==> flow/design.v <==
`timescale 1ns / 1ps
package lascon_pkg;
    localparam int WORD_WIDTH   = 64;    
    localparam int NUM_WORDS    = 5;     
    localparam int STATE_WIDTH  = 320;   
    localparam int TUSER_WIDTH  = 4;     
    typedef logic [WORD_WIDTH-1:0] ascon_word_t;
    typedef logic [STATE_WIDTH-1:0] ascon_state_t;
    typedef logic [3:0] rnd_t;
    typedef enum logic [TUSER_WIDTH-1:0] {
        TUSER_RESERVED = 4'b0000,
        TUSER_KEY      = 4'b0001,  
        TUSER_NONCE    = 4'b0010,  
        TUSER_AD       = 4'b0011,  
        TUSER_PT       = 4'b0100,  
        TUSER_CT       = 4'b0101,  
        TUSER_TAG      = 4'b0110,  
        TUSER_MSG      = 4'b0111,  
        TUSER_Z        = 4'b1000,  
        TUSER_DIGEST   = 4'b1001   
    } axi_tuser_t;
    typedef enum logic [2:0] {
        MODE_AEAD_ENC   = 3'b000,
        MODE_AEAD_DEC   = 3'b001,
        MODE_HASH256    = 3'b010,
        MODE_XOF        = 3'b011,
        MODE_CXOF       = 3'b100
    } lascon_mode_t;
    typedef enum logic [2:0] {
        DATA_IN_AXI_SEL        = 3'b000,
        DATA_IN_AEAD_SEL       = 3'b001,
        DATA_IN_HASH_SEL       = 3'b010,
        DATA_IN_XOR_AXI_SEL    = 3'b011,
        DATA_IN_XOR_AEAD_SEL   = 3'b100,
        DATA_IN_XOR_HASH_SEL   = 3'b101
    } data_sel_t;
    function automatic ascon_word_t swap_bytes(input ascon_word_t data);
        swap_bytes = {data[7:0],   data[15:8],  data[23:16], data[31:24],
                data[39:32], data[47:40], data[55:48], data[63:56]};
    endfunction
endpackage : lascon_pkg
`timescale 1ns / 1ps
import lascon_pkg::*;
module substitution_layer (
    input   lascon_pkg::ascon_state_t   state_array_i,
    output  lascon_pkg::ascon_state_t   state_array_o
);
    genvar j;
    generate
        for (j = 0; j < 64; j++) begin : gen_sbox_loop
            logic x0, x1, x2, x3, x4;
            logic t0, t1, t2, t3, t4;
            logic y0, y1, y2, y3, y4;
            assign x0 = state_array_i[0*64+j] ^ state_array_i[4*64+j];
            assign x1 = state_array_i[1*64+j];
            assign x2 = state_array_i[2*64+j] ^ state_array_i[1*64+j];
            assign x3 = state_array_i[3*64+j];
            assign x4 = state_array_i[4*64+j] ^ state_array_i[3*64+j];
            assign t0 = ~x0;
            assign t1 = ~x1;
            assign t2 = ~x2;
            assign t3 = ~x3;
            assign t4 = ~x4;
            assign y0 = x0 ^ (t1 & x2);
            assign y1 = x1 ^ (t2 & x3);
            assign y2 = x2 ^ (t3 & x4);
            assign y3 = x3 ^ (t4 & x0);
            assign y4 = x4 ^ (t0 & x1);
            assign state_array_o[0*64+j] = y0 ^ y4;
            assign state_array_o[1*64+j] = y1 ^ y0;
            assign state_array_o[2*64+j] = ~y2;
            assign state_array_o[3*64+j] = y3 ^ y2;
            assign state_array_o[4*64+j] = y4;
        end
    endgenerate
endmodule
`timescale 1ns / 1ps
import lascon_pkg::*;
module linear_diffusion_layer(
    input  lascon_pkg::ascon_state_t state_array_i,
    output lascon_pkg::ascon_state_t state_array_o
);
    lascon_pkg::ascon_word_t s0, s1, s2, s3, s4;
    assign s0 = state_array_i[0*64 +: 64];
    assign s1 = state_array_i[1*64 +: 64];
    assign s2 = state_array_i[2*64 +: 64];
    assign s3 = state_array_i[3*64 +: 64];
    assign s4 = state_array_i[4*64 +: 64];
    lascon_pkg::ascon_word_t s0_d, s1_d, s2_d, s3_d, s4_d;
    always_comb begin
        s0_d = s0 ^ ((s0 >> 19) | (s0 << ( 64 - 19))) ^
                    ((s0 >> 28) | (s0 << ( 64 - 28)));
        s1_d = s1 ^ ((s1 >> 61) | (s1 << ( 64 - 61))) ^
                    ((s1 >> 39) | (s1 << ( 64 - 39)));
        s2_d = s2 ^ ((s2 >> 1 ) | (s2 << ( 64 - 1 ))) ^
                    ((s2 >> 6 ) | (s2 << ( 64 - 6 )));
        s3_d = s3 ^ ((s3 >> 10) | (s3 << ( 64 - 10))) ^
                    ((s3 >> 17) | (s3 << ( 64 - 17)));
        s4_d = s4 ^ ((s4 >> 7 ) | (s4 << ( 64 - 7 ))) ^
                    ((s4 >> 41) | (s4 << ( 64 - 41)));
    end
    assign state_array_o[0*64 +: 64] = s0_d;
    assign state_array_o[1*64 +: 64] = s1_d;
    assign state_array_o[2*64 +: 64] = s2_d;
    assign state_array_o[3*64 +: 64] = s3_d;
    assign state_array_o[4*64 +: 64] = s4_d;
endmodule
`timescale 1ns / 1ps
import lascon_pkg::*;
module constant_addition_layer (
    input   lascon_pkg::rnd_t           rnd_i,
    input   lascon_pkg::ascon_state_t   state_array_i,
    output  lascon_pkg::ascon_state_t   state_array_o
);
    (* keep *) logic [7:0] round_const;
    assign round_const = {~rnd_i, rnd_i};
    always_comb begin
        state_array_o = state_array_i;
        state_array_o[2*64 +: 8] = state_array_i[2*64 +: 8] ^ round_const;
    end
endmodule
`timescale 1ns / 1ps
import lascon_pkg::*;
module lascon_core #(
    parameter int LASCON_VARIANT = 0
)(
    input   logic           clk,
    input   logic           rst,
    input   logic           start_perm_i,
    input   logic           round_config_i,
    input   logic [2:0]     word_sel_i,
    input   lascon_pkg::ascon_word_t    data_i,
    input   logic           write_en_i,
    output  lascon_pkg::ascon_word_t    data_o,
    output  logic           ready_o
);
    typedef enum logic [0:0] {
        STATE_IDLE,
        STATE_PERM
    } state_t;
    state_t state, next_state;
    lascon_pkg::rnd_t rnd_cnt;
    lascon_pkg::ascon_state_t state_array;
    lascon_pkg::ascon_state_t addition_state_array_o, substitution_state_array_o, diffusion_state_array_o;
    constant_addition_layer const_add(
        .rnd_i(rnd_cnt),
        .state_array_i(state_array),
        .state_array_o(addition_state_array_o)
    );
    substitution_layer substitution(
        .state_array_i(addition_state_array_o),
        .state_array_o(substitution_state_array_o)
    );
    linear_diffusion_layer diffusion(
        .state_array_i(substitution_state_array_o),
        .state_array_o(diffusion_state_array_o)
    );
    always_ff @(posedge clk or posedge rst) begin
        if (rst) begin
            state <= STATE_IDLE;
        end else begin
            state <= next_state;
        end
    end
    always_comb begin
        next_state = state;
        case(state)
            STATE_IDLE: begin
                if (start_perm_i) begin
                    next_state = STATE_PERM;
                end else begin
                    next_state = STATE_IDLE;
                end
            end
            STATE_PERM: begin
                if (rnd_cnt < 4'd11) begin
                    next_state = STATE_PERM;
                end else begin
                    next_state = STATE_IDLE;
                end
            end
            default: begin
                next_state = STATE_IDLE;
            end
        endcase
    end
    assign ready_o = (state == STATE_IDLE);
    always_ff @(posedge clk) begin
        unique case (state)
            STATE_IDLE: begin
                if (start_perm_i) rnd_cnt <= round_config_i ? 4'd0 : 4'd4;
                if (write_en_i) begin
                    case (word_sel_i)
                        3'd0: state_array[0*64 +: 64] <= data_i;
                        3'd1: state_array[1*64 +: 64] <= data_i;
                        3'd2: state_array[2*64 +: 64] <= data_i;
                        3'd3: state_array[3*64 +: 64] <= data_i;
                        3'd4: state_array[4*64 +: 64] <= data_i;
                        default: ;
                    endcase
                end
            end
            STATE_PERM: begin
                state_array <= diffusion_state_array_o;
                if (rnd_cnt < 4'd11) rnd_cnt <= rnd_cnt + 4'd1;
            end
        endcase
    end
    always_comb begin
        case (word_sel_i)
            3'd0: data_o = state_array[0*64 +: 64];
            3'd1: data_o = state_array[1*64 +: 64];
            3'd2: data_o = state_array[2*64 +: 64];
            3'd3: data_o = state_array[3*64 +: 64];
            3'd4: data_o = state_array[4*64 +: 64];
            default: data_o = 64'd0;
        endcase
    end
endmodule
`timescale 1ns / 1ps
import lascon_pkg::*;
module lascon_padder (
    input  logic          clk,
    input  logic          rst,
    input  lascon_pkg::lascon_mode_t  mode_i,
    input  lascon_pkg::ascon_word_t   s_axis_tdata_i,
    input  logic [7:0]    s_axis_tkeep_i,
    input  lascon_pkg::axi_tuser_t    s_axis_tuser_i,
    input  logic          s_axis_tlast_i,
    input  logic          s_axis_tvalid_i,
    output logic          s_axis_tready_o,
    output lascon_pkg::ascon_word_t         padded_tdata_o,
    output logic [7:0]          padded_tkeep_raw_o,  
    output lascon_pkg::axi_tuser_t          padded_tuser_o,
    output logic                padded_tlast_o,
    output logic                padded_tvalid_o,
    output logic                padded_is_padding_o,  
    input  logic                padded_tready_i
);
    typedef enum logic [1:0] {
        STATE_IDLE_PASS = 2'b00,
        STATE_PAD_WORD1 = 2'b01,  
        STATE_PAD_WORD2 = 2'b10   
    } padder_state_t;
    padder_state_t state, next_state;
    logic word_count_reg, word_count_next;
    logic is_padding_group;
    assign is_padding_group = (s_axis_tuser_i == TUSER_AD ||
                               s_axis_tuser_i == TUSER_PT ||
                               s_axis_tuser_i == TUSER_MSG ||
                               s_axis_tuser_i == TUSER_Z);
    logic is_aead_mode;
    assign is_aead_mode = ((mode_i == MODE_AEAD_ENC) || (mode_i == MODE_AEAD_DEC));
    logic pad_word2_is_80_reg, pad_word2_data_next;
    lascon_pkg::ascon_word_t masked_data;
    lascon_pkg::axi_tuser_t held_tuser_next, held_tuser_reg;
    function automatic lascon_pkg::ascon_word_t apply_padding(
        input lascon_pkg::ascon_word_t data,
        input logic [7:0]  keep
    );
        case (keep)
            8'h00:   apply_padding = {8'h80, 56'h00_00_00_00_00_00_00};
            8'h01:   apply_padding = {data[7:0], 8'h80, 48'h00_00_00_00_00_00};
            8'h03:   apply_padding = {data[7:0], data[15:8], 8'h80, 40'h00_00_00_00_00};
            8'h07:   apply_padding = {data[7:0], data[15:8], data[23:16], 8'h80, 32'h00_00_00_00};
            8'h0F:   apply_padding = {data[7:0], data[15:8], data[23:16], data[31:24], 8'h80, 24'h00_00_00};
            8'h1F:   apply_padding = {data[7:0], data[15:8], data[23:16], data[31:24], data[39:32], 8'h80, 16'h00_00};
            8'h3F:   apply_padding = {data[7:0], data[15:8], data[23:16], data[31:24], data[39:32], data[47:40], 8'h80, 8'h00};
            8'h7F:   apply_padding = {data[7:0], data[15:8], data[23:16], data[31:24], data[39:32], data[47:40], data[55:48], 8'h80};
            default: apply_padding = lascon_pkg::swap_bytes(data);
        endcase
    endfunction
    always_comb begin
        masked_data = lascon_pkg::swap_bytes(s_axis_tdata_i);
        if (s_axis_tvalid_i && is_padding_group && s_axis_tlast_i && (s_axis_tkeep_i != 8'hFF)) begin
            masked_data = apply_padding(s_axis_tdata_i, s_axis_tkeep_i);
        end
    end
    always_ff @(posedge clk or posedge rst) begin
        if (rst) begin
            state              <= STATE_IDLE_PASS;
            held_tuser_reg     <= TUSER_RESERVED;
            pad_word2_is_80_reg <= '0;
            word_count_reg     <= 1'b0;
        end else begin
            state              <= next_state;
            held_tuser_reg     <= held_tuser_next;
            pad_word2_is_80_reg <= pad_word2_data_next;
            word_count_reg     <= word_count_next;
        end
    end
    always_comb begin
        next_state          = state;
        word_count_next     = word_count_reg;
        held_tuser_next     = held_tuser_reg;
        pad_word2_data_next = pad_word2_is_80_reg;
        s_axis_tready_o = padded_tready_i;
        padded_tvalid_o = s_axis_tvalid_i;
        padded_tdata_o  = masked_data;
        padded_tkeep_raw_o = s_axis_tkeep_i;  
        padded_tuser_o  = s_axis_tuser_i;
        padded_tlast_o  = s_axis_tlast_i;  
        padded_is_padding_o = 1'b0;
        case (state)
            STATE_IDLE_PASS: begin
                if (is_padding_group) begin
                    if (s_axis_tvalid_i && s_axis_tlast_i) begin
                        if (s_axis_tkeep_i == 8'hFF) begin
                            padded_tlast_o = 1'b0;
                        end else begin
                            if (is_aead_mode && word_count_reg == 1'b0) padded_tlast_o = 1'b0;
                            else padded_tlast_o = 1'b1;
                        end
                    end
                    if (s_axis_tvalid_i && padded_tready_i) begin
                        if (s_axis_tlast_i) begin
                            held_tuser_next = s_axis_tuser_i;
                             word_count_next = 1'b0;
                            if (s_axis_tkeep_i == 8'hFF) begin
                                if (is_aead_mode) begin
                                    if (word_count_reg == 1'b0) begin
                                        pad_word2_data_next = 1'b1;
                                        next_state          = STATE_PAD_WORD2;
                                    end else begin
                                        pad_word2_data_next = 1'b0;
                                        next_state          = STATE_PAD_WORD1;
                                    end
                                end else begin
                                    pad_word2_data_next = 1'b1;
                                    next_state          = STATE_PAD_WORD2;
                                end
                            end else begin
                                if (is_aead_mode && (word_count_reg == 1'b0)) begin
                                    pad_word2_data_next = 1'b0;
                                    next_state          = STATE_PAD_WORD2;
                                end
                            end
                        end else begin
                            word_count_next = is_aead_mode ? ~word_count_reg : 1'b0;
                        end
                    end
                end
            end
            STATE_PAD_WORD1: begin
                s_axis_tready_o = 1'b0;
                padded_tvalid_o = 1'b1;
                padded_tdata_o  = 64'h8000_0000_0000_0000;
                padded_tkeep_raw_o = 8'h00;  
                padded_tuser_o  = held_tuser_reg;
                padded_tlast_o  = 1'b0;
                padded_is_padding_o = 1'b1;
                if (padded_tready_i) begin
                    next_state = STATE_PAD_WORD2;
                end
            end
           STATE_PAD_WORD2: begin
                s_axis_tready_o = 1'b0;
                padded_tvalid_o = 1'b1;
                padded_tdata_o  = {pad_word2_is_80_reg, 63'b0};
                padded_tkeep_raw_o = 8'h00;  
                padded_tuser_o  = held_tuser_reg;
                padded_tlast_o  = 1'b1;
                padded_is_padding_o = 1'b1;
                if (padded_tready_i) begin
                    next_state      = STATE_IDLE_PASS;
                    word_count_next = 1'b0;
                end
            end
            default: next_state = STATE_IDLE_PASS;
        endcase
    end
endmodule
`timescale 1ns / 1ps
import lascon_pkg::*;
module hash_fsm (
    input  logic           clk,
    input  logic           rst,
    input  lascon_pkg::lascon_mode_t   mode_i,
    input  logic [31:0]    xof_len_i,      
    input  logic           start_i,
    input  logic           abort_i,        
    output logic           busy_o,
    output logic           done_o,
    input  logic           lascon_ready_i,
    output logic           start_perm_o,
    output logic           round_config_o,  
    output logic [2:0]     word_sel_o,
    output lascon_pkg::ascon_word_t    data_o,          
    output logic           write_en_o,
    output lascon_pkg::data_sel_t      core_in_data_sel_o,
    input  lascon_pkg::axi_tuser_t     padded_tuser_i,
    input  logic           padded_tlast_i,
    input  logic           padded_tvalid_i,
    output logic           padded_tready_o,
    output logic [7:0]     m_axis_tkeep_o,
    output lascon_pkg::axi_tuser_t     m_axis_tuser_o,
    output logic           m_axis_tlast_o,
    output logic           m_axis_tvalid_o,
    input  logic           m_axis_tready_i
);
    typedef enum logic [2:0] {
        STATE_IDLE,
        STATE_INIT,
        STATE_PERM_START,
        STATE_PERM_WAIT,
        STATE_ABSORB,
        STATE_SQUEEZE,
        STATE_DONE
    } state_t;
    typedef enum logic {
        PHASE_ABSORB  = 1'b0,
        PHASE_SQUEEZE = 1'b1
    } phase_t;
    state_t state, next_state;
    phase_t phase_reg, next_phase;
    logic [2:0]  word_cnt, next_word_cnt;
    logic [31:0] words_remaining_r, next_words_remaining;
    logic        abort_latch;
    logic [31:0] target_squeeze_words;
    assign target_squeeze_words = (mode_i == MODE_HASH256) ? 32'd4 : ((xof_len_i + 32'd7) >> 3);
    localparam lascon_pkg::ascon_word_t ASCON_HASH_IV_WORD0  = 64'h0000080100cc0002;
    localparam lascon_pkg::ascon_word_t ASCON_XOF_IV_WORD0   = 64'h0000080000cc0003;
    localparam lascon_pkg::ascon_word_t ASCON_CXOF_IV_WORD0  = 64'h0000080000cc0004;
    always_ff @(posedge clk or posedge rst) begin
        if (rst) begin
            state     <= STATE_IDLE;
            phase_reg <= PHASE_ABSORB;
            word_cnt  <= 3'd0;
            words_remaining_r <= 32'd0;
        end else begin
            state     <= next_state;
            phase_reg <= next_phase;
            word_cnt  <= next_word_cnt;
            words_remaining_r <= next_words_remaining;
            if (state == STATE_IDLE) begin
                abort_latch <= 1'b0;
            end else begin
                abort_latch <= abort_latch | abort_i;
            end
        end
    end
    always_comb begin
        next_state           = state;
        next_word_cnt        = word_cnt;
        next_words_remaining = words_remaining_r;
        next_phase           = phase_reg;
        unique case (state)
            STATE_IDLE: begin
                if (start_i) begin
                    next_state           = STATE_INIT;
                    next_phase           = PHASE_ABSORB;
                    next_word_cnt        = 3'd0;
                    next_words_remaining = target_squeeze_words;
                end
            end
            STATE_INIT: begin
                if (word_cnt == 3'd4) begin
                    next_word_cnt = 3'd0;
                    next_state    = STATE_PERM_START;  
                end else begin
                    next_word_cnt = word_cnt + 3'd1;
                end
            end
            STATE_PERM_START: begin
                next_state = STATE_PERM_WAIT;
            end
            STATE_PERM_WAIT: begin
                if (lascon_ready_i) begin
                    if (phase_reg == PHASE_ABSORB) begin
                        next_state = STATE_ABSORB;
                    end else begin
                        next_state = STATE_SQUEEZE;
                    end
                end
            end
            STATE_ABSORB: begin
                if (padded_tvalid_i && padded_tready_o) begin
                    next_state = STATE_PERM_START;  
                    if (padded_tlast_i && padded_tuser_i != TUSER_Z) begin
                        next_phase    = PHASE_SQUEEZE;
                    end else begin
                        next_phase    = PHASE_ABSORB;
                    end
                end
            end
            STATE_SQUEEZE: begin
                if (m_axis_tready_i) begin
                    next_words_remaining = words_remaining_r - 32'd1;
                    if (abort_i || abort_latch || ((mode_i == MODE_HASH256 || xof_len_i > 0) && words_remaining_r == 32'd1)) begin
                        next_state = STATE_DONE;
                    end else begin
                        next_state = STATE_PERM_START;  
                        next_phase = PHASE_SQUEEZE;
                    end
                end
            end
            STATE_DONE: begin
                next_state = STATE_IDLE;
            end
        endcase
    end
    always_comb begin
        busy_o             = 1'b1;
        done_o             = 1'b0;
        start_perm_o       = 1'b0;
        round_config_o     = 1'b1;  
        write_en_o         = 1'b0;
        word_sel_o         = word_cnt[2:0];
        core_in_data_sel_o = DATA_IN_HASH_SEL;  
        padded_tready_o    = 1'b0;
        m_axis_tvalid_o    = 1'b0;
        m_axis_tlast_o     = 1'b0;
        m_axis_tkeep_o     = 8'hFF;
        m_axis_tuser_o     = TUSER_DIGEST;
        data_o             = 64'b0;
        unique case (state)
            STATE_IDLE: begin
                busy_o = 1'b0;
            end
            STATE_INIT: begin
                write_en_o = 1'b1;
                if (word_cnt == 3'd0) begin
                    unique case (mode_i)
                        MODE_XOF:     data_o = ASCON_XOF_IV_WORD0;
                        MODE_CXOF:    data_o = ASCON_CXOF_IV_WORD0;
                        MODE_HASH256: data_o = ASCON_HASH_IV_WORD0;
                        MODE_AEAD_ENC,
                        MODE_AEAD_DEC: data_o = 64'b0;
                    endcase
                end else begin
                    data_o = 64'b0;
                end
            end
            STATE_PERM_START: begin
                start_perm_o = 1'b1;  
            end
            STATE_PERM_WAIT: begin
            end
            STATE_ABSORB: begin
                padded_tready_o = 1'b1;
                if (padded_tvalid_i) begin
                    write_en_o         = 1'b1;
                    word_sel_o         = 3'd0;  
                    core_in_data_sel_o = DATA_IN_XOR_AXI_SEL;
                end
            end
            STATE_SQUEEZE: begin
                m_axis_tvalid_o = 1'b1;
                word_sel_o      = 3'd0;  
                m_axis_tlast_o = (abort_i || abort_latch || ((mode_i == MODE_HASH256 || xof_len_i > 0) && (words_remaining_r == 32'd1)));
            end
            STATE_DONE: begin
                done_o = 1'b1;
            end
        endcase
    end
endmodule
`timescale 1ns / 1ps
import lascon_pkg::*;
module aead_fsm(
    input logic                 clk,
    input logic                 rst,
    input lascon_pkg::lascon_mode_t         mode_i,   
    input logic                 start_i,
    output logic                busy_o,
    output logic                done_o,
    output logic                tag_fail_o,  
    input  logic                lascon_ready_i,
    input  lascon_pkg::ascon_word_t         core_data_i,    
    output logic                start_perm_o,
    output logic                round_config_o,
    output logic     [2:0]      word_sel_o,   
    output lascon_pkg::ascon_word_t         data_o,
    output logic                write_en_o,
    output lascon_pkg::data_sel_t           in_data_sel_o,   
    input lascon_pkg::ascon_word_t          padded_tdata_i,   
    input logic [7:0]           padded_tkeep_raw_i,  
    input lascon_pkg::axi_tuser_t           padded_tuser_i,   
    input logic                 padded_tlast_i,   
    input logic                 padded_tvalid_i,  
    input logic                 padded_is_padding_i,  
    output logic                padded_tready_o,
    output lascon_pkg::ascon_word_t         m_axis_tdata_o,
    output logic [7:0]          m_axis_tkeep_o,
    output lascon_pkg::axi_tuser_t          m_axis_tuser_o,
    output logic                m_axis_tlast_o,
    output logic                m_axis_tvalid_o,
    input  logic                m_axis_tready_i
);
    localparam lascon_pkg::ascon_word_t AEAD128_IV = 64'h00001000808c0001;  
    localparam lascon_pkg::ascon_word_t DSEP = 64'h0000000000000001;  
    localparam logic ROUND_PA = 1'b1;   
    localparam logic ROUND_PB = 1'b0;   
    typedef enum logic [3:0] {
        ST_IDLE     = 4'd0,
        ST_INIT     = 4'd1,
        ST_PERM     = 4'd2,
        ST_AD       = 4'd3,
        ST_PT_IN    = 4'd4,
        ST_CT_IN    = 4'd5,
        ST_CT_PAD_0 = 4'd6,  
        ST_TAG_INIT = 4'd7,
        ST_ENC_TAG  = 4'd8,
        ST_DEC_TAG  = 4'd9,
        ST_VERIFY   = 4'd10,
        ST_DONE     = 4'd11
    } state_t;
    typedef enum logic [2:0] {
        CTX_INIT   = 3'd0,  
        CTX_AD     = 3'd1,  
        CTX_DATA   = 3'd2,  
        CTX_CT_PAD = 3'd3,  
        CTX_FINAL  = 3'd4   
    } perm_ctx_t;
    state_t    state_r;
    perm_ctx_t perm_ctx_r;
    logic [2:0] shared_cnt_r;
    logic        perm_started_r;
    logic        post_perm_active_r;
    logic    ad_word_r;
    logic    ad_last_seen_r;
    logic    dat_word_r;
    lascon_pkg::ascon_word_t shared_key_tag_r[2];
    logic tag_ok_r;
    function automatic logic [63:0] tkeep_to_mask(input logic [7:0] tkeep);
        logic [63:0] mask;
        mask[63:56] = tkeep[0] ? 8'hFF : 8'h00;
        mask[55:48] = tkeep[1] ? 8'hFF : 8'h00;
        mask[47:40] = tkeep[2] ? 8'hFF : 8'h00;
        mask[39:32] = tkeep[3] ? 8'hFF : 8'h00;
        mask[31:24] = tkeep[4] ? 8'hFF : 8'h00;
        mask[23:16] = tkeep[5] ? 8'hFF : 8'h00;
        mask[15:8]  = tkeep[6] ? 8'hFF : 8'h00;
        mask[7:0]   = tkeep[7] ? 8'hFF : 8'h00;
        tkeep_to_mask = mask;
    endfunction
    function automatic logic [63:0] get_padding_bit(input logic [7:0] tkeep);
        logic [63:0] pad;
        pad = 64'h0;
        casex (tkeep)
            8'bxxxx_xxx0: pad[63] = 1'b1;
            8'bxxxx_xx01: pad[55] = 1'b1;
            8'bxxxx_x011: pad[47] = 1'b1;
            8'bxxxx_0111: pad[39] = 1'b1;
            8'bxxx0_1111: pad[31] = 1'b1;
            8'bxx01_1111: pad[23] = 1'b1;
            8'bx011_1111: pad[15] = 1'b1;
            8'b0111_1111: pad[7]  = 1'b1;
            default:      pad = 64'h0;
        endcase
        get_padding_bit = pad;
    endfunction
    logic is_enc;
    assign is_enc = (mode_i == MODE_AEAD_ENC);
    logic perm_done;
    assign perm_done = perm_started_r && lascon_ready_i;
    logic phs;
    assign phs = padded_tvalid_i && padded_tready_o;
    logic [1:0] pp_max;
    always_comb begin
        case (perm_ctx_r)
            CTX_INIT:   pp_max = 2'd1;
            CTX_AD:     pp_max = 2'd0;
            CTX_DATA:   pp_max = 2'd0;
            CTX_CT_PAD: pp_max = 2'd0;
            CTX_FINAL:  pp_max = 2'd1;
            default:    pp_max = 2'd0;
        endcase
    end
    logic pp_done;
    assign pp_done = post_perm_active_r && (shared_cnt_r == {1'b0, pp_max});
    logic needs_post_perm;
    assign needs_post_perm =    (perm_ctx_r == CTX_INIT)  ||
                                (perm_ctx_r == CTX_FINAL)  ||
                                (perm_ctx_r == CTX_AD && ad_last_seen_r) ||
                                (perm_ctx_r == CTX_CT_PAD);
    state_t next_state;
    always_ff @(posedge clk or posedge rst) begin
        if(rst) state_r <= ST_IDLE;
        else begin
            state_r <= next_state;
        end
    end
    logic init_ack;
    assign init_ack =   (state_r == ST_INIT) &&
                        ((shared_cnt_r == 3'd0 && lascon_ready_i) ||
                        ((shared_cnt_r <= 3'd2) && padded_tvalid_i && padded_tuser_i == TUSER_KEY && padded_tready_o) ||
                        ((shared_cnt_r >= 3'd3 && shared_cnt_r <= 3'd4) && padded_tvalid_i && padded_tuser_i == TUSER_NONCE && padded_tready_o));
    logic ad_word_valid;
    assign ad_word_valid = (state_r == ST_AD && padded_tvalid_i && padded_tuser_i == TUSER_AD && padded_tready_o);
    logic pt_word_valid;
    assign pt_word_valid = (state_r == ST_PT_IN && padded_tvalid_i && padded_tready_o);
    logic ct_word_valid;
    assign ct_word_valid = (state_r == ST_CT_IN && padded_tvalid_i && padded_tready_o);
    always_comb begin
        next_state = state_r;
        case (state_r)
            ST_IDLE: begin
                if (start_i) next_state = ST_INIT;
            end
            ST_INIT: begin
                if (shared_cnt_r == 3'd4 && init_ack) begin
                    next_state = ST_PERM;
                end else begin
                    next_state = ST_INIT;
                end
            end
            ST_PERM: begin
                if ((perm_done && !needs_post_perm) || (post_perm_active_r && pp_done)) begin
                    case (perm_ctx_r)
                        CTX_INIT : next_state = ST_AD;
                        CTX_AD   : next_state = ad_last_seen_r ? (is_enc ? ST_PT_IN : ST_CT_IN) : ST_AD;
                        CTX_DATA : next_state = is_enc ? ST_PT_IN : ST_CT_IN;
                        CTX_CT_PAD: next_state = ST_TAG_INIT;
                        CTX_FINAL: next_state = is_enc ? ST_ENC_TAG : ST_DEC_TAG;
                        default  : next_state = ST_DONE;
                    endcase
                end else begin
                    next_state = ST_PERM;
                end
            end
            ST_AD: begin
                if (padded_tvalid_i && padded_tuser_i != TUSER_AD) begin
                    next_state = is_enc ? ST_PT_IN : ST_CT_IN;
                end else if (ad_word_valid && (padded_tlast_i || ad_word_r == 1'b1)) begin
                    next_state = ST_PERM;
                end else begin
                    next_state = ST_AD;
                end
            end
            ST_PT_IN: begin
                if (pt_word_valid) begin
                    if (padded_tlast_i) next_state = ST_TAG_INIT;
                    else if (dat_word_r == 1'b1) next_state = ST_PERM;
                    else next_state = ST_PT_IN;
                end else begin
                    next_state = ST_PT_IN;
                end
            end
            ST_CT_IN: begin
                if (ct_word_valid) begin
                    if (padded_tlast_i) begin
                        if (padded_tkeep_raw_i == 8'hFF) begin
                            if (dat_word_r == 1'b1) next_state = ST_PERM;
                            else next_state = ST_CT_PAD_0;
                        end else begin
                            next_state = ST_TAG_INIT;
                        end
                    end
                    else if (dat_word_r == 1'b1) next_state = ST_PERM;
                    else next_state = ST_CT_IN;
                end else begin
                    next_state = ST_CT_IN;
                end
            end
            ST_CT_PAD_0: begin
                next_state = ST_TAG_INIT;
            end
            ST_TAG_INIT: begin
                if (shared_cnt_r == 3'd2) begin
                    next_state = ST_PERM;
                end else begin
                    next_state = ST_TAG_INIT;
                end
            end
            ST_ENC_TAG: begin
                if (m_axis_tvalid_o && m_axis_tready_i && shared_cnt_r == 3'd1) begin
                    next_state = ST_DONE;
                end else begin
                    next_state = ST_ENC_TAG;
                end
            end
            ST_DEC_TAG: begin
                if (shared_cnt_r == 3'd1 && padded_tvalid_i && padded_tready_o && padded_tuser_i == TUSER_TAG) begin
                    next_state = ST_VERIFY;
                end else begin
                    next_state = ST_DEC_TAG;
                end
            end
            ST_VERIFY: begin
                if (shared_cnt_r == 3'd2) next_state = ST_DONE;
                else next_state = ST_VERIFY;
            end
            ST_DONE: begin
                if (!start_i) next_state = ST_IDLE;
                else next_state = ST_DONE;
            end
            default: next_state = ST_IDLE;
        endcase
    end
    logic [63:0] ct_mask;
    logic [63:0] pad_bit;
    assign ct_mask = tkeep_to_mask(padded_tkeep_raw_i);
    assign pad_bit = get_padding_bit(padded_tkeep_raw_i);
    always_comb begin
        busy_o             = 1'b1;
        done_o             = 1'b0;
        tag_fail_o         = 1'b0;
        start_perm_o       = 1'b0;
        round_config_o     = ROUND_PB;
        word_sel_o         = 3'd0;
        data_o             = 64'd0;
        write_en_o         = 1'b0;
        in_data_sel_o      = DATA_IN_AXI_SEL;
        padded_tready_o    = 1'b0;
        m_axis_tdata_o  = 64'd0;
        m_axis_tkeep_o  = 8'd0;
        m_axis_tuser_o  = TUSER_RESERVED;
        m_axis_tlast_o  = 1'b0;
        m_axis_tvalid_o = 1'b0;
        case (state_r)
            ST_IDLE: begin
                busy_o = 1'b0;
            end
            ST_INIT: begin
                if (shared_cnt_r == 3'd0) begin
                    write_en_o     = lascon_ready_i;
                    in_data_sel_o  = DATA_IN_AEAD_SEL;
                    word_sel_o     = 3'd0;
                    data_o         = AEAD128_IV;
                end else if (shared_cnt_r <= 3'd2) begin
                    padded_tready_o = 1'b1;
                    if (padded_tvalid_i && padded_tuser_i == TUSER_KEY) begin
                        write_en_o     = 1'b1;
                        in_data_sel_o  = DATA_IN_AXI_SEL;
                        word_sel_o     = shared_cnt_r[2:0];
                    end
                end else begin
                    padded_tready_o = 1'b1;
                    if (padded_tvalid_i && padded_tuser_i == TUSER_NONCE) begin
                        write_en_o     = 1'b1;
                        in_data_sel_o  = DATA_IN_AXI_SEL;
                        word_sel_o     = shared_cnt_r[2:0];
                    end
                end
            end
            ST_PERM: begin
                if (!perm_started_r && !post_perm_active_r) begin
                    start_perm_o   = 1'b1;
                    round_config_o = (perm_ctx_r == CTX_INIT || perm_ctx_r == CTX_FINAL)
                                        ? ROUND_PA : ROUND_PB;
                end else if (post_perm_active_r) begin
                    write_en_o    = 1'b1;
                    in_data_sel_o = DATA_IN_XOR_AEAD_SEL;
                    case (perm_ctx_r)
                        CTX_INIT, CTX_FINAL: begin
                            word_sel_o = (shared_cnt_r == 3'd0) ? 3'd3 : 3'd4;
                            data_o     = (shared_cnt_r == 3'd0) ? shared_key_tag_r[0] : shared_key_tag_r[1];
                        end
                        CTX_AD: begin
                            word_sel_o = 3'd4;
                            data_o     = DSEP;
                        end
                        CTX_CT_PAD: begin
                            word_sel_o = 3'd0;
                            data_o     = 64'h80000000_00000000;
                        end
                        CTX_DATA: ;  
                        default: ;
                    endcase
                end
            end
            ST_AD: begin
                padded_tready_o = 1'b1;
                if (padded_tvalid_i && padded_tuser_i != TUSER_AD) begin
                    padded_tready_o = 1'b0;
                    write_en_o    = 1'b1;
                    in_data_sel_o = DATA_IN_XOR_AEAD_SEL;
                    word_sel_o    = 3'd4;
                    data_o        = DSEP;
                end else if (padded_tvalid_i && padded_tuser_i == TUSER_AD) begin
                    write_en_o    = 1'b1;
                    in_data_sel_o = DATA_IN_XOR_AXI_SEL;
                    word_sel_o    = {2'b00, ad_word_r};  
                end
            end
            ST_PT_IN: begin
                padded_tready_o = padded_is_padding_i ? 1'b1 : m_axis_tready_i;
                if (padded_tvalid_i && padded_tready_o) begin
                    write_en_o      = 1'b1;
                    in_data_sel_o   = DATA_IN_XOR_AXI_SEL;
                    word_sel_o      = {2'b00, dat_word_r};
                    m_axis_tdata_o  = core_data_i ^ padded_tdata_i;
                    m_axis_tvalid_o = ~padded_is_padding_i;
                    m_axis_tkeep_o  = padded_tkeep_raw_i;  
                    m_axis_tuser_o  = TUSER_CT;
                    m_axis_tlast_o  = padded_tlast_i;
                end
            end
            ST_CT_IN: begin
                padded_tready_o = m_axis_tready_i;
                if (padded_tvalid_i && m_axis_tready_i) begin
                    write_en_o      = 1'b1;
                    in_data_sel_o   = DATA_IN_AEAD_SEL;  
                    word_sel_o      = {2'b00, dat_word_r};
                    data_o          = (padded_tdata_i & ct_mask) | ((core_data_i ^ pad_bit) & ~ct_mask);
                    m_axis_tdata_o  = core_data_i ^ padded_tdata_i;
                    m_axis_tvalid_o = 1'b1;
                    m_axis_tkeep_o  = padded_tkeep_raw_i;
                    m_axis_tuser_o  = TUSER_PT;
                    m_axis_tlast_o  = padded_tlast_i;
                end
            end
            ST_CT_PAD_0: begin
                write_en_o    = 1'b1;
                in_data_sel_o = DATA_IN_XOR_AEAD_SEL;
                word_sel_o    = 3'd1;
                data_o        = 64'h80000000_00000000;
            end
            ST_TAG_INIT: begin
                if (shared_cnt_r < 3'd2) begin
                    write_en_o    = 1'b1;
                    in_data_sel_o = DATA_IN_XOR_AEAD_SEL;
                    word_sel_o    = (shared_cnt_r == 3'd0) ? 3'd3 : 3'd4;
                    data_o        = (shared_cnt_r == 3'd0) ? shared_key_tag_r[0] : shared_key_tag_r[1];
                end
            end
            ST_ENC_TAG: begin
                m_axis_tvalid_o = 1'b1;
                m_axis_tkeep_o  = 8'hFF;
                m_axis_tuser_o  = TUSER_TAG;
                m_axis_tlast_o  = (shared_cnt_r == 3'd1);
                word_sel_o      = (shared_cnt_r == 3'd0) ? 3'd3 : 3'd4;
                m_axis_tdata_o  = core_data_i;
            end
            ST_DEC_TAG: begin
                padded_tready_o = 1'b1;
            end
            ST_VERIFY: begin
                word_sel_o = (shared_cnt_r == 3'd0) ? 3'd3 : 3'd4;
            end
            ST_DONE: begin
                busy_o     = 1'b0;
                done_o     = 1'b1;
                tag_fail_o = (is_enc ? 1'b0 : ~tag_ok_r);
            end
            default: ;
        endcase
    end
    always_ff @(posedge clk or posedge rst) begin
        if (rst) begin
            perm_ctx_r         <= CTX_INIT;
            shared_cnt_r       <= 3'd0;
            perm_started_r     <= 1'b0;
            post_perm_active_r <= 1'b0;
            ad_word_r          <= 1'b0;
            ad_last_seen_r     <= 1'b0;
            dat_word_r         <= 1'b0;
            shared_key_tag_r[0]<= 64'd0;
            shared_key_tag_r[1]<= 64'd0;
            tag_ok_r           <= 1'b1;
        end else begin
            case (state_r)
                ST_IDLE: begin
                    if (start_i) begin
                        shared_cnt_r       <= 3'd0;
                        perm_ctx_r         <= CTX_INIT;
                        ad_word_r          <= 1'b0;
                        ad_last_seen_r     <= 1'b0;
                        dat_word_r         <= 1'b0;
                        tag_ok_r           <= 1'b1;
                        perm_started_r     <= 1'b0;
                        post_perm_active_r <= 1'b0;
                    end
                end
            ST_INIT: begin
                    case (shared_cnt_r)
                        3'd0: begin
                            if (lascon_ready_i) shared_cnt_r <= 3'd1;
                        end
                        3'd1: begin
                            if (phs && padded_tuser_i == TUSER_KEY) begin
                                shared_key_tag_r[0] <= padded_tdata_i;  
                                shared_cnt_r <= 3'd2;
                            end
                        end
                        3'd2: begin
                            if (phs && padded_tuser_i == TUSER_KEY) begin
                                shared_key_tag_r[1] <= padded_tdata_i;  
                                shared_cnt_r <= 3'd3;
                            end
                        end
                        3'd3: begin
                            if (phs && padded_tuser_i == TUSER_NONCE)
                                shared_cnt_r <= 3'd4;
                        end
                        3'd4: begin
                            if (init_ack) shared_cnt_r <= 3'd0;
                        end
                        default: ;
                    endcase
                end
                ST_PERM: begin
                    if (!perm_started_r && !post_perm_active_r)
                        perm_started_r <= 1'b1;
                    if (perm_done) begin
                        perm_started_r <= 1'b0;
                        if (needs_post_perm) begin
                            post_perm_active_r <= 1'b1;
                            shared_cnt_r <= 3'd0;
                        end
                    end
                    if (post_perm_active_r) begin
                        if (pp_done) begin
                            post_perm_active_r <= 1'b0;
                            shared_cnt_r <= 3'd0;
                        end else begin
                            shared_cnt_r <= shared_cnt_r + 3'd1;
                        end
                    end
                end
                ST_AD: begin
                    if (padded_tvalid_i && padded_tuser_i != TUSER_AD) begin
                        ad_last_seen_r <= 1'b1;
                    end else if (phs && padded_tuser_i == TUSER_AD) begin
                        if (padded_tlast_i) begin
                            ad_last_seen_r <= 1'b1;
                            perm_ctx_r     <= CTX_AD;  
                            ad_word_r      <= 1'b0;
                        end else if (ad_word_r == 1'b1) begin
                            perm_ctx_r <= CTX_AD;
                            ad_word_r  <= 1'b0;
                        end else begin
                            ad_word_r <= 1'b1;  
                        end
                    end
                end
                ST_PT_IN: begin
                    if (phs) begin
                        if (padded_tlast_i) begin
                            dat_word_r      <= 1'b0;
                        end else if (dat_word_r == 1'b1) begin
                            perm_ctx_r <= CTX_DATA;
                            dat_word_r <= 1'b0;
                        end else begin
                            dat_word_r <= 1'b1;
                        end
                    end
                end
                ST_CT_IN: begin
                    if (phs) begin
                        if (padded_tlast_i) begin
                            dat_word_r      <= 1'b0;
                            if (padded_tkeep_raw_i == 8'hFF && dat_word_r == 1'b1) begin
                                perm_ctx_r <= CTX_CT_PAD;
                            end
                        end else if (dat_word_r == 1'b1) begin
                            perm_ctx_r <= CTX_DATA;
                            dat_word_r <= 1'b0;
                        end else begin
                            dat_word_r <= 1'b1;
                        end
                    end
                end
                ST_TAG_INIT: begin
                    if (shared_cnt_r < 3'd2)
                        shared_cnt_r <= shared_cnt_r + 3'd1;
                    if (shared_cnt_r == 3'd1)
                        perm_ctx_r <= CTX_FINAL;
                    if (shared_cnt_r == 3'd2)
                        shared_cnt_r <= 3'd0;
                end
                ST_ENC_TAG: begin
                    if (m_axis_tvalid_o && m_axis_tready_i) begin
                        if (shared_cnt_r == 3'd1) shared_cnt_r <= 3'd0;
                        else shared_cnt_r <= shared_cnt_r + 3'd1;
                    end
                end
                ST_DEC_TAG: begin
                    if (phs && padded_tuser_i == TUSER_TAG) begin
                        shared_key_tag_r[shared_cnt_r[0]] <= padded_tdata_i;
                        if (shared_cnt_r == 3'd1) shared_cnt_r <= 3'd0;
                        else shared_cnt_r <= shared_cnt_r + 3'd1;
                    end
                end
                ST_VERIFY: begin
                    case (shared_cnt_r)
                        3'd0: begin
                            if (core_data_i != shared_key_tag_r[0]) tag_ok_r <= 1'b0;
                            shared_cnt_r <= 3'd1;
                        end
                        3'd1: begin
                            if (core_data_i != shared_key_tag_r[1]) tag_ok_r <= 1'b0;
                            shared_cnt_r <= 3'd2;
                        end
                        default: ;  
                    endcase
                end
                ST_CT_PAD_0,
                ST_DONE: begin
                end
                default: ;
            endcase
            end
        end
endmodule
`timescale 1ns / 1ps
import lascon_pkg::*;
module lascon_top #(
    parameter int LASCON_VARIANT = 0
)(
    input  logic                                clk,
    input  logic                                rst,
    input  logic [2:0]                          mode_i,      
    input  logic [31:0]                         xof_len_i,   
    input  logic                                start_i,     
    input  logic                                abort_i,     
    output logic                                busy_o,      
    output logic                                done_o,      
    output logic                                tag_fail_o,  
    input  logic [63:0]                         s_axis_tdata,   
    input  logic [7:0]                          s_axis_tkeep,   
    input  logic [3:0]                          s_axis_tuser,   
    input  logic                                s_axis_tlast,   
    input  logic                                s_axis_tvalid,  
    output logic                                s_axis_tready,  
    output logic [63:0]                         m_axis_tdata,   
    output logic [7:0]                          m_axis_tkeep,   
    output logic [3:0]                          m_axis_tuser,   
    output logic                                m_axis_tlast,   
    output logic                                m_axis_tvalid,  
    input  logic                                m_axis_tready   
);
    logic           is_aead_mode;
    assign is_aead_mode = (mode_i == lascon_pkg::MODE_AEAD_ENC) || (mode_i == lascon_pkg::MODE_AEAD_DEC);
    logic           core_start_perm_i;
    logic           core_round_config_i;
    logic   [2:0]   core_word_sel_i;
    lascon_pkg::ascon_word_t    core_data_i;
    logic           core_write_en_i;
    lascon_pkg::ascon_word_t    core_data_o;
    logic           core_ready_o;
    lascon_pkg::data_sel_t      core_in_data_sel;
    logic           aead_write_en, hash_write_en;
    logic [2:0]     aead_word_sel, hash_word_sel;
    logic           aead_start_perm, hash_start_perm;
    logic           aead_round_config, hash_round_config;
    lascon_pkg::ascon_word_t    aead_data_o, hash_data_o;
    lascon_pkg::data_sel_t      aead_in_data_sel, hash_in_data_sel;
    lascon_pkg::ascon_word_t    padded_tdata;
    lascon_pkg::axi_tuser_t     padded_tuser;
    logic           padded_tlast;
    logic           padded_tvalid;
    logic           padded_is_padding;
    logic [7:0]     padded_tkeep_raw;
    logic           padded_tready;  
    logic           aead_busy, aead_done, aead_tag_fail;
    logic           aead_s_axis_tready;
    logic [63:0]    aead_m_axis_tdata;
    logic [7:0]     aead_m_axis_tkeep;
    lascon_pkg::axi_tuser_t     aead_m_axis_tuser;
    logic           aead_m_axis_tlast;
    logic           aead_m_axis_tvalid;
    logic           hash_busy, hash_done;
    logic           hash_s_axis_tready;
    logic [63:0]    hash_m_axis_tdata;
    logic [7:0]     hash_m_axis_tkeep;
    lascon_pkg::axi_tuser_t     hash_m_axis_tuser;
    logic           hash_m_axis_tlast;
    logic           hash_m_axis_tvalid;
    lascon_padder u_padder (
        .clk            (clk),
        .rst            (rst),
        .mode_i         (lascon_pkg::lascon_mode_t'(mode_i)),
        .s_axis_tdata_i     (s_axis_tdata),
        .s_axis_tkeep_i     (s_axis_tkeep),
        .s_axis_tuser_i     (lascon_pkg::axi_tuser_t'(s_axis_tuser)),
        .s_axis_tlast_i     (s_axis_tlast),
        .s_axis_tvalid_i    (s_axis_tvalid),
        .s_axis_tready_o    (s_axis_tready),  
        .padded_tdata_o     (padded_tdata),
        .padded_tuser_o     (padded_tuser),
        .padded_tlast_o     (padded_tlast),
        .padded_tvalid_o    (padded_tvalid),
        .padded_is_padding_o(padded_is_padding),
        .padded_tkeep_raw_o (padded_tkeep_raw),
        .padded_tready_i    (padded_tready)   
    );
    always_comb begin
        if (mode_i == MODE_AEAD_ENC || mode_i == MODE_AEAD_DEC) begin
            core_start_perm_i   = aead_start_perm;
            core_round_config_i = aead_round_config;
            core_word_sel_i     = aead_word_sel;
            core_write_en_i     = aead_write_en;
            core_in_data_sel    = aead_in_data_sel;
            padded_tready       = aead_s_axis_tready;
            m_axis_tdata        = aead_m_axis_tvalid ? lascon_pkg::swap_bytes(aead_m_axis_tdata) : 64'b0;
            m_axis_tvalid       = aead_m_axis_tvalid;
            m_axis_tlast        = aead_m_axis_tlast;
            m_axis_tuser        = aead_m_axis_tuser;
            m_axis_tkeep        = aead_m_axis_tkeep;
        end else begin
            core_start_perm_i   = hash_start_perm;
            core_round_config_i = hash_round_config;
            core_word_sel_i     = hash_word_sel;
            core_write_en_i     = hash_write_en;
            core_in_data_sel    = hash_in_data_sel;
            padded_tready       = hash_s_axis_tready;
            m_axis_tdata        = hash_m_axis_tvalid ? lascon_pkg::swap_bytes(core_data_o) : 64'b0;
            m_axis_tvalid       = hash_m_axis_tvalid;
            m_axis_tlast        = hash_m_axis_tlast;
            m_axis_tuser        = hash_m_axis_tuser;
            m_axis_tkeep        = hash_m_axis_tkeep;
        end
    end
    aead_fsm u_aead_fsm (
        .clk             (clk),
        .rst             (rst),
        .mode_i          (lascon_pkg::lascon_mode_t'(mode_i)),
        .start_i         (start_i && is_aead_mode),  
        .busy_o          (aead_busy),          
        .done_o          (aead_done),          
        .tag_fail_o      (aead_tag_fail),      
        .lascon_ready_i  (core_ready_o),
        .start_perm_o    (aead_start_perm),
        .round_config_o  (aead_round_config),
        .word_sel_o      (aead_word_sel),
        .data_o          (aead_data_o),
        .write_en_o      (aead_write_en),
        .in_data_sel_o   (aead_in_data_sel),
        .core_data_i     (core_data_o),        
        .padded_tdata_i  (padded_tdata),      
        .padded_tuser_i  (padded_tuser),      
        .padded_tlast_i  (padded_tlast),      
        .padded_tvalid_i (padded_tvalid),     
        .padded_is_padding_i(padded_is_padding),  
        .padded_tkeep_raw_i (padded_tkeep_raw),   
        .padded_tready_o (aead_s_axis_tready),  
        .m_axis_tdata_o  (aead_m_axis_tdata),   
        .m_axis_tkeep_o  (aead_m_axis_tkeep),   
        .m_axis_tuser_o  (aead_m_axis_tuser),   
        .m_axis_tlast_o  (aead_m_axis_tlast),   
        .m_axis_tvalid_o (aead_m_axis_tvalid),  
        .m_axis_tready_i (m_axis_tready)        
    );
    hash_fsm u_hash_fsm (
        .clk                    (clk),
        .rst                    (rst),
        .mode_i                 (lascon_pkg::lascon_mode_t'(mode_i)),
        .xof_len_i              (xof_len_i),          
        .start_i                (start_i && !is_aead_mode),  
        .abort_i                (abort_i),            
        .busy_o                 (hash_busy),          
        .done_o                 (hash_done),          
        .lascon_ready_i         (core_ready_o),
        .start_perm_o           (hash_start_perm),
        .round_config_o         (hash_round_config),
        .word_sel_o             (hash_word_sel),
        .data_o                 (hash_data_o),        
        .write_en_o             (hash_write_en),
        .core_in_data_sel_o     (hash_in_data_sel),
        .padded_tuser_i         (padded_tuser),      
        .padded_tlast_i         (padded_tlast),      
        .padded_tvalid_i        (padded_tvalid),
        .padded_tready_o        (hash_s_axis_tready),
        .m_axis_tkeep_o         (hash_m_axis_tkeep),   
        .m_axis_tuser_o         (hash_m_axis_tuser),   
        .m_axis_tlast_o         (hash_m_axis_tlast),   
        .m_axis_tvalid_o        (hash_m_axis_tvalid),  
        .m_axis_tready_i        (m_axis_tready)        
    );
    lascon_core #(
        .LASCON_VARIANT(LASCON_VARIANT)
    ) u_core (
        .clk            (clk),
        .rst            (rst),
        .start_perm_i   (core_start_perm_i),
        .round_config_i (core_round_config_i),
        .word_sel_i     (core_word_sel_i),
        .data_i         (core_data_i),
        .write_en_i     (core_write_en_i),
        .data_o         (core_data_o),
        .ready_o        (core_ready_o)
    );
    always_comb begin
        case(core_in_data_sel)
            DATA_IN_AEAD_SEL     : core_data_i = aead_data_o;
            DATA_IN_HASH_SEL     : core_data_i = hash_data_o;
            DATA_IN_AXI_SEL      : core_data_i = padded_tdata;
            DATA_IN_XOR_AXI_SEL  : core_data_i = core_data_o ^ padded_tdata;
            DATA_IN_XOR_AEAD_SEL : core_data_i = core_data_o ^ aead_data_o;
            DATA_IN_XOR_HASH_SEL : core_data_i = core_data_o ^ hash_data_o;
            default              : core_data_i = 64'd0;
        endcase
    end
    always_comb begin
        if (mode_i == MODE_AEAD_ENC || mode_i == MODE_AEAD_DEC) begin
            busy_o     = aead_busy;
            done_o     = aead_done;
            tag_fail_o = aead_tag_fail;
        end else begin
            busy_o     = hash_busy;
            done_o     = hash_done;
            tag_fail_o = 1'b0;  
        end
    end
endmodule
# --- From RTL to reports: lascon_top ---
# The steps from the RTL of lascon_top to its reports follow in flow order.
# Lines are those of the file above, counted from 1.
# Operators: Yosys type, input widths -> output width; for muxes data width and select width s.
# Library cell names are shortened.
setup:
  top: "lascon_top"
  clock: "clk"
  cell_library: "sky130hd"
  corner: "tt_025C_1v80"

# --- Word-level counts ---
# Counts by Yosys on the flattened word-level netlist (proc, flatten, opt, wreduce). Print and check cells are left out.
bits:
  ff_bits: 517
  latchBits: 0
  ramBits: 0
  mem_bits_ro: 0
  clocked_rd_ports_x_width: 0
  n_memories: 0
  in_bits: 118
  out_inout_bits: 82
  wordCells: 2024
op_classes:
  addsub: 5
  multipliers: 0
  div: 0
  n_cmp: 6
  equal: 124
  shift: 0
  mux: 286
  bitwise: 1446
  n_reduce_logical: 130
ops:
  columns: ["cell", "n"]
  rows:
  - ["$mux 64", 29]
  - ["$pmux 64 s2", 9]
  - ["$xor 64x64->64", 14]
  - ["$pmux 64 s6", 2]
  - ["$xor 1x1->1", 704]
  - ["$pmux 64 s8", 1]
  - ["$not 1->1", 391]
  - ["$pmux 64 s3", 2]
  - ["$and 1x1->1", 320]
  - ["$pmux 64 s5", 1]
  - ["$pmux 64 s4", 1]
  - ["$mux 3", 57]
  - ["$ne 64x64->1", 2]
  - ["$and 64x64->64", 2]
  - ["$mux 1", 100]
  - ["$mux 8", 12]
  - ["$or 23x64->64", 1]
  - ["$or 25x64->64", 1]
  - ["$or 3x64->64", 1]
  - ["$or 36x64->64", 1]
  - ["$or 45x64->64", 1]
  - ["$or 47x64->64", 1]
  - ["$or 54x64->64", 1]
  - ["$or 57x64->64", 1]
  - ["$or 58x64->64", 1]
  - ["$or 63x64->64", 1]
  - ["$or 64x64->64", 1]
  - ["$not 64->64", 1]
# Other operator kinds: 87; their cells: 338.

# --- Depth ---
# Longest topological path by Yosys (ltp), each cell counted once; first at word level (registers and memories cut), then after technology mapping (sequential cells cut; the memories' decode and read muxes count).
depth:
  word_depth: 22
  abc_area: 0
  depth_mapped: 21
  depth_no_buf: 14

# --- Netlist ---
# Source: synth_stat.txt of the flow (Yosys; design flattened, memories mapped). It holds for the ABC_AREA given above (unset counts as 0); a run with the other value may have another netlist.
# The area totals of this step are shown rounded.
synth_totals:
  mapped_cells: 5841
  area_um2: 49250
  seqArea_um2: 14950
  ff_cells: 532
  buffers: 333
types:
  columns: ["type", "n", "area_total_um2"]
  rows:
  - ["edfxtp_1", 325, 9759.36]
  - ["xnor2_1", 915, 8.01E+03]
  - ["dfrtp_1", 202, 5.05E+03]
  - ["xor2_1", 419, 3669.77]
  - ["a21oi_1", 508, 2.54E+03]
  - ["o21ai_0", 507, 2.54E+03]
  - ["nand2_1", 619, 2.32E+03]
  - ["ha_1", 137, 1.71E+03]
  - ["clkbuf_1", 253, 949.661]
  - ["mux2i_1", 93, 930.893]
  - ["nand3_1", 185, 925.888]
  - ["nor2_1", 245, 919.632]
  - ["inv_1", 224, 840.806]
  - ["a22oi_1", 77, 578.054]
  - ["and3_1", 82, 512.992]
  - ["a21boi_0", 61, 457.939]
  - ["o22ai_1", 62, 387.872]
  - ["a21o_1", 48, 360.346]
# Other cell types: 83; their cells: 879.
# By module: a second synthesis without flattening, with its own total; a netlist apart from the flattened one above.
hier_totals:
  hier_cells: 5738
  area_unflattened_um2: 56090
# Each row is one instance without its submodules.
by_module:
  columns: ["mod", "n_inst", "n_cells", "mod_area_um2", "seq_area_um2"]
  rows:
  - ["lascon_core (LASCON_VARIANT=0)", 1, 1329, 14950, 9754]
  - ["aead_fsm", 1, 1264, 11420, 3857]
  - ["substitution_layer", 1, 1239, 9472, 0.0]
  - ["linear_diffusion_layer", 1, 320, 7690, 0.0]
  - ["lascon_top", 1, 546, 4720, 0.0]
  - ["hash_fsm", 1, 504, 3956, 1107]
  - ["constant_addition_layer", 1, 328, 2457, 0.0]
  - ["lascon_padder", 1, 208, 1420, 226.5]

# --- Path before layout ---
# OpenSTA on the mapped netlist: ideal clock, no wires. The path of least setup slack (recovery checks aside). Input and output delay are each 20% of the period. Register names are those of the netlist, which keeps one name where synthesis merged equal registers.
synth_path:
  kind: "in2reg"
  from: "input s_axis_tvalid"
  to: "register u_core.state_array[100]"
  clock_period_ns: 7.0
  input_delay_ns: 1.400
  setup_ns: 0.583
  launch_ns: 1.400
  arrival_ns: 7.817
  t_required_ns: 6.417
  slack_ns: -1.400
  delay_ns: 7.000
  driving_pins: 9
  path_buffers: 3
  period_less_setup_slack_ns: 8.4
# "delay_ns" is the arrival time less input delay plus setup time.
# "driving_pins" counts driving pins, that of a launching flip-flop among them; a cell with two outputs on the path counts twice.
# "period_less_setup_slack_ns" = period - worst setup slack (recovery checks aside). The figure is calculated, with input and output delays left at 20% of the set period.
# Between the ends stands the longest chain of elaborated cells between them, by number of cells; it is not shown to be the way that was timed. Of several equally long chains one is given.
# Each line given opens the expression or statement behind the cell; cells for indexed reads and writes are added by Yosys, which also makes memories of some case tables.
# The path ends at the enable pin of a flip-flop; only ways to that pin are counted.
synth_between:
  cell_sequence: "clkbuf_1 -> nor4_1 -> o31a_1 -> and2_1 -> clkbuf_1 -> nor4_4 -> buf_4 -> nand2_1 -> a21boi_0"
  elab_chain_len: 10
  cells_between: 35
  cone_classes: "eq/ne: 3; mux: 25; reduce/logical: 7"
synth_rtl:
  columns: ["item", "line_no", "rtl"]
  rows:
  - ["start, declared", 1115, "input  logic                                s_axis_tvalid,"]
  - ["$mux 1", 304, "case (state)"]
  - ["$logic_and 1x1->1", 830, "if (padded_tvalid_i && padded_tuser_i == TUSER_NONCE) begin"]
  - ["$mux 3", 830, null]
  - ["$mux 3", 821, "end else if (shared_cnt_r <= 3'd2) begin"]
  - ["$mux 3", 816, "if (shared_cnt_r == 3'd0) begin"]
  - ["$pmux 3 s8", 811, "case (state_r)"]
  - ["$mux 3", 1180, "if (mode_i == MODE_AEAD_ENC || mode_i == MODE_AEAD_DEC) begin"]
  - ["$eq 3x1->1", 210, "case (word_sel_i)"]
  - ["$ne 2x2->1", null, null]
  - ["$reduce_and 2->1", null, null]
  - ["end, assigned", 195, "3'd1: state_array[1*64 +: 64] <= data_i;"]
  - ["end, assigned", 204, "state_array <= diffusion_state_array_o;"]
  - ["end, declared", 143, "lascon_pkg::ascon_state_t state_array;"]

# --- Worst path after layout ---
# From the final timing report of record 2: the path of least setup slack in the routed layout; clock arrival at registers is part of the times.
layout_path:
  kind: "in2out"
  from: "input s_axis_tkeep[5]"
  to: "output m_axis_tdata[54]"
  clock_period_ns: 6.76
  input_delay_ns: 1.35
  output_delay_ns: 1.35
  launch_ns: 1.35
  arrival_ns: 5.14
  t_required_ns: 5.41
  slack_ns: 0.26
  driving_pins: 13
  path_buffers: 4
# Between the ends stands the longest chain of elaborated cells between them, by number of cells; it is not shown to be the way that was timed. Of several equally long chains one is given.
layout_between:
  cell_sequence: "clkdlybuf4s50_1 -> and3_1 -> nand3_2 -> o2111ai_1 -> buf_4 -> nor2_2 -> a21oi_2 -> nand2_1 -> xnor2_1 -> a22oi_1 -> o22ai_1 -> buf_4 -> clkdlybuf4s50_1"
  elab_chain_len: 9
  cells_between: 19
  cone_classes: "eq/ne: 8; mux: 8; logic: 1; reduce/logical: 2"
layout_rtl:
  columns: ["item", "line_no", "rtl"]
  rows:
  - ["start, declared", 1112, "input  logic [7:0]                          s_axis_tkeep,"]
  - ["$eq 8x7->1", 261, "case (keep)"]
  - ["$pmux 64 s8", 261, null]
  - ["$mux 64", 275, "if (s_axis_tvalid_i && is_padding_group && s_axis_tlast_i && (s_axis_tkeep_i != 8'hFF)) begin"]
  - ["$pmux 64 s2", 304, "case (state)"]
  - ["$xor 64x64->64", 897, "m_axis_tdata_o  = core_data_i ^ padded_tdata_i;"]
  - ["$mux 64", 892, "if (padded_tvalid_i && m_axis_tready_i) begin"]
  - ["$pmux 64 s3", 811, "case (state_r)"]
  - ["$mux 64", 1187, "m_axis_tdata        = aead_m_axis_tvalid ? lascon_pkg::swap_bytes(aead_m_axis_tdata) : 64'b0;"]
  - ["$mux 64", 1180, "if (mode_i == MODE_AEAD_ENC || mode_i == MODE_AEAD_DEC) begin"]
  - ["end, declared", 1117, "output logic [63:0]                         m_axis_tdata,"]

# Design lascon_top on sky130hd. What follows are 6 stored runs of the flow, each under its own settings; their order means nothing. The constraints put input and output delay at 20% of the set period each and load the outputs with 0.01 pF.
# By "worst_path_allowed_less_slack_ns" is meant the share of the clock period that the worst setup path is allowed (20% is reserved at inputs, 20% at outputs), minus its slack. Clock arrival times at its registers enter into it.
# "power_mw" is the tool's figure for a default switching activity; nothing was simulated.
# The results are shown rounded.
runs:
  - name: "record 1"
    settings:
      ABC_AREA: 1
      CAP_MARGIN: 30
      CELL_PAD_IN_SITES_GLOBAL_PLACEMENT: 3
      CORE_MARGIN: 6
      CORE_UTILIZATION: 66
      CTS_CLUSTER_SIZE: 81
      MAX_ROUTING_LAYER: "met5"
      PLACE_DENSITY_LB_ADDON: 0.23
      SETUP_SLACK_MARGIN: 0.3
      SLEW_MARGIN: 20
      TNS_END_PERCENT: 10
      period_ns: 7.75
    outcome: "no results, placement failed with FLW-0024"
  - name: "record 2"
    settings:
      SETUP_SLACK_MARGIN: 0.3
      period_ns: 6.76
      CAP_MARGIN: 20
      CORE_MARGIN: 2
      CORE_UTILIZATION: 40
      SLEW_MARGIN: 20
    results:
      worst_path_allowed_less_slack_ns: 3.79
      timing.worst_path_kind: "in2out"
      yosys.chip_area_um2: 49250
      fin_hold_ws_ns: 0.478
      ws_setup_ns: 0.264
      power_mw: 18.71
      final_die_area_um2: 125900
      finalCellArea_um2: 60330
      final_util_pct: 49.4
  - name: "record 3"
    settings:
      CAP_MARGIN: 15
      CELL_PAD_IN_SITES_GLOBAL_PLACEMENT: 2
      CORE_ASPECT_RATIO: 0.68
      CORE_UTILIZATION: 26
      GPL_TIMING_DRIVEN: 0
      SLEW_MARGIN: 10
      period_ns: 7.0
      CORE_MARGIN: 2
    results:
      worst_path_allowed_less_slack_ns: 4.23
      timing.worst_path_kind: "in2out"
      yosys.chip_area_um2: 49250
      fin_hold_ws_ns: 0.506
      ws_setup_ns: -0.031
      power_mw: 20.00
      final_die_area_um2: 193000
      finalCellArea_um2: 62950
      final_util_pct: 33.5
  - name: "record 4"
    settings:
      CORE_ASPECT_RATIO: 1.78
      CORE_UTILIZATION: 34
      CTS_CLUSTER_DIAMETER: 142
      MIN_ROUTING_LAYER: "met1"
      period_ns: 6.64
      CAP_MARGIN: 20
      CORE_MARGIN: 2
      SLEW_MARGIN: 20
    results:
      worst_path_allowed_less_slack_ns: 3.96
      timing.worst_path_kind: "in2out"
      yosys.chip_area_um2: 49250
      fin_hold_ws_ns: 0.491
      ws_setup_ns: 0.024
      power_mw: 19.04
      final_die_area_um2: 148000
      finalCellArea_um2: 61920
      final_util_pct: 43.0
  - name: "record 5"
    settings:
      CORE_ASPECT_RATIO: 0.77
      CORE_UTILIZATION: 25
      CTS_CLUSTER_DIAMETER: 296
      CTS_CLUSTER_SIZE: 74
      SETUP_SLACK_MARGIN: 1.11
      SLEW_MARGIN: 15
      period_ns: 10.1
      CAP_MARGIN: 20
      CORE_MARGIN: 2
    results:
      worst_path_allowed_less_slack_ns: 5.10
      timing.worst_path_kind: "in2out"
      yosys.chip_area_um2: 49250
      fin_hold_ws_ns: 0.523
      ws_setup_ns: 0.959
      power_mw: 10.97
      final_die_area_um2: 200600
      finalCellArea_um2: 56310
      final_util_pct: 28.9
  - name: "record 6"
    settings:
      SETUP_SLACK_MARGIN: 0.3
      period_ns: 7.0
      CAP_MARGIN: 20
      CORE_MARGIN: 2
      CORE_UTILIZATION: 40
      SLEW_MARGIN: 20
    results:
      worst_path_allowed_less_slack_ns: 3.89
      timing.worst_path_kind: "in2out"
      yosys.chip_area_um2: 49250
      fin_hold_ws_ns: 0.481
      ws_setup_ns: 0.307
      power_mw: 17.84
      final_die_area_um2: 125900
      finalCellArea_um2: 59720
      final_util_pct: 48.9
